==> flow/design.v <==
module Cordic #(parameter MODE = 0, STAGES = 8, WIDTH = 16, PHASE_WIDTH = 19)(
input wire                        in_clk,
input wire                        in_rst,
input wire                        in_enable,
input wire    [WIDTH-1:0]         in_x,
input wire    [WIDTH-1:0]         in_y,
input wire    [PHASE_WIDTH-1:0]   in_phase,
output wire                       out_valid,
output wire   [PHASE_WIDTH-1:0]   out_phase,
output wire   [WIDTH-1:0]         out_x,
output wire   [WIDTH-1:0]         out_y
);
localparam	ROTATIONAL = 0, 
			VECTORING  = 1;
wire signed   [WIDTH:0]         xn [STAGES:0];
wire signed   [WIDTH:0]         yn [STAGES:0];
wire signed   [PHASE_WIDTH-1:0]   zn [STAGES:0];
reg signed  [WIDTH:0]         xn_reg [STAGES:0];
reg signed  [WIDTH:0]         yn_reg [STAGES:0];
reg signed  [PHASE_WIDTH-1:0]   zn_reg [STAGES:0];
reg start;
generate
	if(MODE == ROTATIONAL) begin
reg [WIDTH-1:0] temp_x, temp_y;
reg [PHASE_WIDTH-1:0] temp_z;
always @ (posedge in_clk or negedge in_rst) 
begin
 if(!in_rst) begin
	temp_x <= 'b0;
	temp_y <= 'b0;
	temp_z <= 'b0; 
 end else if (start) begin
	temp_x <= in_x;
	temp_y <= in_y;
	temp_z <= in_phase;
	end
end
wire [PHASE_WIDTH-1:0] half_pi = 19'h19220;
wire [PHASE_WIDTH-1:0] z_limit = 19'h1b333;
reg [WIDTH-1:0] adjusted_x, adjusted_y;
reg [PHASE_WIDTH-1:0] adjusted_z;
always @ (*) 
begin
	if(temp_z[PHASE_WIDTH-1] == 1'b0 && temp_z > z_limit) begin
		adjusted_x = ~temp_y + 'b1;
		adjusted_y = temp_x;
		adjusted_z = temp_z - half_pi;
	end 
	else if(temp_z[PHASE_WIDTH-1] == 1'b1 && (~temp_z+19'b1) > z_limit) begin
		adjusted_x = temp_y;
		adjusted_y = ~temp_x + 'b1;
		adjusted_z = temp_z + half_pi;
	end 
	else begin
		adjusted_x = temp_x;
		adjusted_y = temp_y;
		adjusted_z = temp_z;
	end
end
assign xn[0] = {adjusted_x[WIDTH-1], adjusted_x};
assign yn[0] = {adjusted_y[WIDTH-1], adjusted_y};
assign zn[0] = adjusted_z;
end else if(MODE == VECTORING) begin
assign xn[0] = {in_x[WIDTH-1], in_x};
assign yn[0] = {in_y[WIDTH-1], in_y};
assign zn[0] = 'b0;
end
endgenerate
generate 
genvar i;
	if(MODE == ROTATIONAL) begin
for(i=0; i<STAGES; i=i+1) begin
  assign xn[i+1] = (zn_reg[i][PHASE_WIDTH-1] == 1'b0) ? xn_reg[i]-(yn_reg[i]>>>i)   : xn_reg[i]+(yn_reg[i]>>>i);
  assign yn[i+1] = (zn_reg[i][PHASE_WIDTH-1] == 1'b0) ? yn_reg[i]+(xn_reg[i]>>>i)   : yn_reg[i]-(xn_reg[i]>>>i);
  assign zn[i+1] = (zn_reg[i][PHASE_WIDTH-1] == 1'b0) ? zn_reg[i]-arctangent(i) : zn_reg[i]+arctangent(i);
end
end else if(MODE == VECTORING) begin
for(i=0; i<STAGES; i=i+1) begin
  assign xn[i+1] = (yn_reg[i][WIDTH] == 1'b1) ? xn_reg[i]-(yn_reg[i]>>>i)   : xn_reg[i]+(yn_reg[i]>>>i);
  assign yn[i+1] = (yn_reg[i][WIDTH] == 1'b1) ? yn_reg[i]+(xn_reg[i]>>>i)   : yn_reg[i]-(xn_reg[i]>>>i);
  assign zn[i+1] = (yn_reg[i][WIDTH] == 1'b1) ? zn_reg[i]-arctangent(i) : zn_reg[i]+arctangent(i);
end
end
endgenerate
always @ (posedge in_clk or negedge in_rst)
	if(!in_rst)
		start <= 1'b0;
	else
		start <= in_enable;
reg [STAGES+2:0] valid_reg;	
for(i=0; i<=STAGES; i=i+1) begin
  always @ (posedge in_clk or negedge in_rst)
    if(!in_rst)begin
      xn_reg[i] <= 'b0;
      yn_reg[i] <= 'b0;
      zn_reg[i] <= 'b0;    
    end
    else if(valid_reg[i+1]) begin
      xn_reg[i] <= xn[i];
      yn_reg[i] <= yn[i];
      zn_reg[i] <= zn[i];
    end
end
wire signed [15:0] k = 18'h009B7;
wire signed [31:0] scaled_x = xn_reg[STAGES] * k;
wire signed [31:0] scaled_y = yn_reg[STAGES] * k;
assign out_x = scaled_x[27:12];
assign out_y = scaled_y[27:12];
assign out_phase = zn_reg[STAGES];
always@(posedge in_clk or negedge in_rst)
begin
  if(!in_rst)
    valid_reg <= 'b0;
  else
    valid_reg <= {valid_reg[STAGES+1:0], in_enable};
end
assign out_valid = valid_reg[STAGES+2];
function [18:0] arctangent;
  input [3:0] i;
  begin
    case (i)
    0 : arctangent = 19'b000_1100100100001111;  
    1 : arctangent = 19'b000_0111011010110001;  
    2 : arctangent = 19'b000_0011111010110110;  
    3 : arctangent = 19'b000_0001111111010101;  
    4 : arctangent = 19'b000_0000111111111010;  
    5 : arctangent = 19'b000_0000011111111111;  
    6 : arctangent = 19'b000_0000001111111111;  
    7 : arctangent = 19'b000_0000000111111111;  
    8 : arctangent = 19'b000_0000000011111111;  
    9 : arctangent = 19'b000_0000000001111111;  
    10: arctangent = 19'b000_0000000000111111;  
    11: arctangent = 19'b000_0000000000011111;  
    12: arctangent = 19'b000_0000000000001111;  
    13: arctangent = 19'b000_0000000000000111;  
    14: arctangent = 19'b000_0000000000000011;  
    15: arctangent = 19'b000_0000000000000001;  
    default: arctangent = 19'b000_0000000000000000;  
    endcase
  end
endfunction
endmodule
# From RTL to reports: Cordic
# What the tools print for Cordic, step after step.
# Lines are those of the file above, counted from 1.
# Operators carry their Yosys type and port widths (W data, S select, Z words).
# Library cell names are shortened.
# The mark - stands for no value.
# setup
design	Cordic
clock_port	in_clk
library	sky130hd
lib_corner	tt_025C_1v80

# Elaborated design
# Counts by Yosys on the flattened word-level netlist (proc, flatten, opt, wreduce). Print and check cells are left out. Cells with the same type and inputs are merged into one.
# classes
addsub	52
multipliers	2
cmp	2
muxes	30
bitwise	4
reduce_and_logical	2
# op_table
op	count
$mul A17 B13 Y28 const B	2
$mux W17	16
$mux W19	10
$mux W16	4
$gt A19 B17 Y1 const B	2
$sub A16 B16 Y17	2
$add A17 B10 Y17	2
$sub A17 B10 Y17	2
$add A17 B11 Y17	2
$sub A17 B11 Y17	2
$add A17 B12 Y17	2
$sub A17 B12 Y17	2
$add A17 B13 Y17	2
$sub A17 B13 Y17	2
$add A17 B14 Y17	2
$sub A17 B14 Y17	2
$add A17 B15 Y17	2
$sub A17 B15 Y17	2
$add A17 B16 Y17	2
$sub A17 B16 Y17	2
$add A16 B1 Y16 const B	2
$not A16 Y16	2
$add A19 B1 Y19 const B	1
$add A19 B10 Y19 const B	1
$sub A19 B10 Y19 const B	1
$add A19 B11 Y19 const B	1
$sub A19 B11 Y19 const B	1
$add A19 B12 Y19 const B	1
# Other operator kinds: 17; their cells: 18.
# bits
register_bits	538
input_bits	54
out_inout_bits	52
word_cells	124

# Depth
# Yosys ltp: most cells in a row. Word level: on the elaborated netlist, between registers, memories and ports. Mapped: between sequential cells and ports; inverters and the memories' decode and read muxes count.
# logic_depth
ltp_word	6
ABC_AREA	0
depth_mapped	21
ltp_nobuf	20

# After synthesis
# Source: synth_stat.txt of the flow (Yosys; design flattened, memories mapped). It holds for the ABC_AREA given above (unset counts as 0); a run with the other value may have another netlist.
# types
cell_type	count	area_total_um2
dfrtp_1	536	1.34E+04
ha_1	599	7.49E+03
fa_1	198	3.96E+03
mux2_2	305	3.43E+03
xnor2_1	351	3.07E+03
inv_1	557	2.09E+03
a21oi_1	411	2.06E+03
xor2_1	169	1480.17
nor2_1	363	1.36E+03
o21ai_0	263	1.32E+03
nand2_1	315	1.18E+03
a21o_1	125	938.4
nor3_1	164	820.787
clkbuf_1	137	514.243
mux2i_1	51	510.49
nand3_1	97	485.466
a211oi_1	61	457.939
or3_1	72	450.432
# Not listed: further types 64, cells in them 793.
# mapped
cells	5567
yosys_area_um2	50878.8
seqArea_um2	13412.9
ff_cells	536
buffers	202

# Timing after synthesis
# Path of least setup slack by OpenSTA after synthesis, without wires, with an ideal clock, recovery checks aside; 20% of the period is set as input and as output delay. Where synthesis merged equal registers, the netlist keeps one of their names.
# synth_timing
path_type	register -> output
startpoint	reg xn_reg[8][7]
endpoint	out out_x[15]
period_ns	9.0
output_delay_ns	1.800
t_first_pin_ns	0.000
arrival_ns	5.922
t_required_ns	7.200
setup_slack_ns	1.278
path_delay_ns	5.922
path_stages	22
path_buffers	1
synth_period_reached_ns	7.722
# "path_delay_ns" is the arrival time less input delay plus setup time.
# A path that ends at an output port has no setup time.
# "path_stages" counts driving pins, that of a launching flip-flop among them; a cell with two outputs on the path counts twice.
# "synth_period_reached_ns" = period - worst setup slack (recovery checks aside). The figure is calculated, with input and output delays left at 20% of the set period.
# The rows between start and end are the longest chain of elaborated cells between them; the timing report does not say that the signal goes this way. Where chains are equally long, one stands for them.
# A line is the first line of the expression or statement that the cell stems from. Yosys adds cells for indexed reads and writes and turns some case tables into memories.
# synth_via
path_cell_list	dfrtp_1 ha_1 inv_1 fa_1 fa_1 inv_1 fa_1 inv_1 fa_1 inv_1 ha_1 a2111oi_2 o21ai_1 o21a_1 a311o_1 o31a_1 and4_1 or4_4 a41o_1 o41ai_2 xor2_1 buf_4
elab_chain_len	1
cone_cells	1
lines_between	1
classes_between	mul (1)
# synth_rtl
element	line_no	rtl
start: declaration	18	reg signed  [WIDTH:0]         xn_reg [STAGES:0];
start: assignment	94	xn_reg[i] <= 'b0;
start: assignment	99	xn_reg[i] <= xn[i];
$mul A17 B13 Y28	105	wire signed [31:0] scaled_x = xn_reg[STAGES] * k;
end: declaration	10	output wire   [WIDTH-1:0]         out_x,
# Nets of the timed path that keep an RTL name, with a line that drives or declares them; the list need not be complete.
# synth_nets
net	line_no
scaled_x[27]	105

# Timing after layout
# Path of least setup slack in the final report of job 1 (OpenROAD, finished layout, wires in). Where an end is a register, its clock arrival counts in the times.
# layout_timing
path_type	register -> output
startpoint	reg yn_reg[8][8]
endpoint	out out_y[15]
period_ns	11.8
output_delay_ns	2.36
t_first_pin_ns	0.70
arrival_ns	6.72
t_required_ns	9.44
setup_slack_ns	2.72
path_stages	23
path_buffers	2
# The rows between start and end are the longest chain of elaborated cells between them; the timing report does not say that the signal goes this way. Where chains are equally long, one stands for them.
# layout_via
path_cell_list	dfrtp_2 ha_1 inv_1 fa_1 fa_1 inv_1 fa_1 inv_1 fa_1 inv_1 ha_1 o21a_1 o21a_1 o21a_1 a211oi_2 o21ai_1 a21oi_2 o21ba_2 o211ai_1 a2111o_1 o211a_1 buf_4 clkdlybuf4s50_1
elab_chain_len	1
cone_cells	1
lines_between	1
classes_between	mul (1)
# layout_rtl
element	line_no	rtl
start: declaration	19	reg signed  [WIDTH:0]         yn_reg [STAGES:0];
start: assignment	95	yn_reg[i] <= 'b0;
start: assignment	100	yn_reg[i] <= yn[i];
$mul A17 B13 Y28	106	wire signed [31:0] scaled_y = yn_reg[STAGES] * k;
end: declaration	11	output wire   [WIDTH-1:0]         out_y
# Nets of the timed path that keep an RTL name, with a line that drives or declares them; the list need not be complete.
# layout_nets
net	line_no
scaled_y[27]	106

# Stored flow runs of Cordic (5 of them; Yosys, OpenROAD, sky130hd). They differ in their settings and are not a sequence. Constraints: input delay and output delay 20% of the set period each, output load 0.01 pF.
# "achieved_period_ns" is the run's clock period less its worst setup slack. It is reckoned from that one timing run; input and output delays stay at 20% of the period that was set.
# Among the settings, -- means not set for that run.
# Among the results, -- means that no value is shown for the run.
item,job 1,job 2,job 3,job 4,job 5
CAP_MARGIN,30,35,0,20,5
CORE_MARGIN,4,3,2,2,2
CORE_UTILIZATION,54,36,64,40,41
CTS_CLUSTER_DIAMETER,165,--,203,--,--
CTS_CLUSTER_SIZE,79,--,--,--,--
GPL_TIMING_DRIVEN,0,0,1,--,--
MAX_ROUTING_LAYER,met5,met4,met5,--,--
MIN_ROUTING_LAYER,met2,--,met2,--,--
PLACE_DENSITY_LB_ADDON,0.27,0.0,0.09,--,--
SETUP_SLACK_MARGIN,2.55,4.41,1.43,-0.2,--
SLEW_MARGIN,25,40,40,20,10
period_ns,11.8,14.8,6.36,8.77,9.0
CORE_ASPECT_RATIO,--,0.52,1.1,--,--
TNS_END_PERCENT,--,20,25,--,--
CELL_PAD_IN_SITES_DETAIL_PLACEMENT,--,--,1,--,--
CELL_PAD_IN_SITES_GLOBAL_PLACEMENT,--,--,2,--,2
HOLD_SLACK_MARGIN,--,--,0.12,--,--
timing.setup.ws_ns,2.725,4.509,--,0.113,0.351
yosys.chip_area_um2,50878.8,50878.8,--,50878.8,50878.8
tns_setup_ns,0.000,0.000,--,0.000,0.000
layout_stdcell_area_um2,54459.7,56978.4,--,55829.8,55941.2
achieved_period_ns,9.075,10.291,--,8.657,8.649
post_route_util_pct,58.4,41.0,--,44.3,45.3
holdWs_ns,0.405,0.385,--,0.477,0.489
die_area_um2,99193.5,146122.0,--,130065.0,126928.0
# Job 3: did not finish, placement stopped with FLW-0024
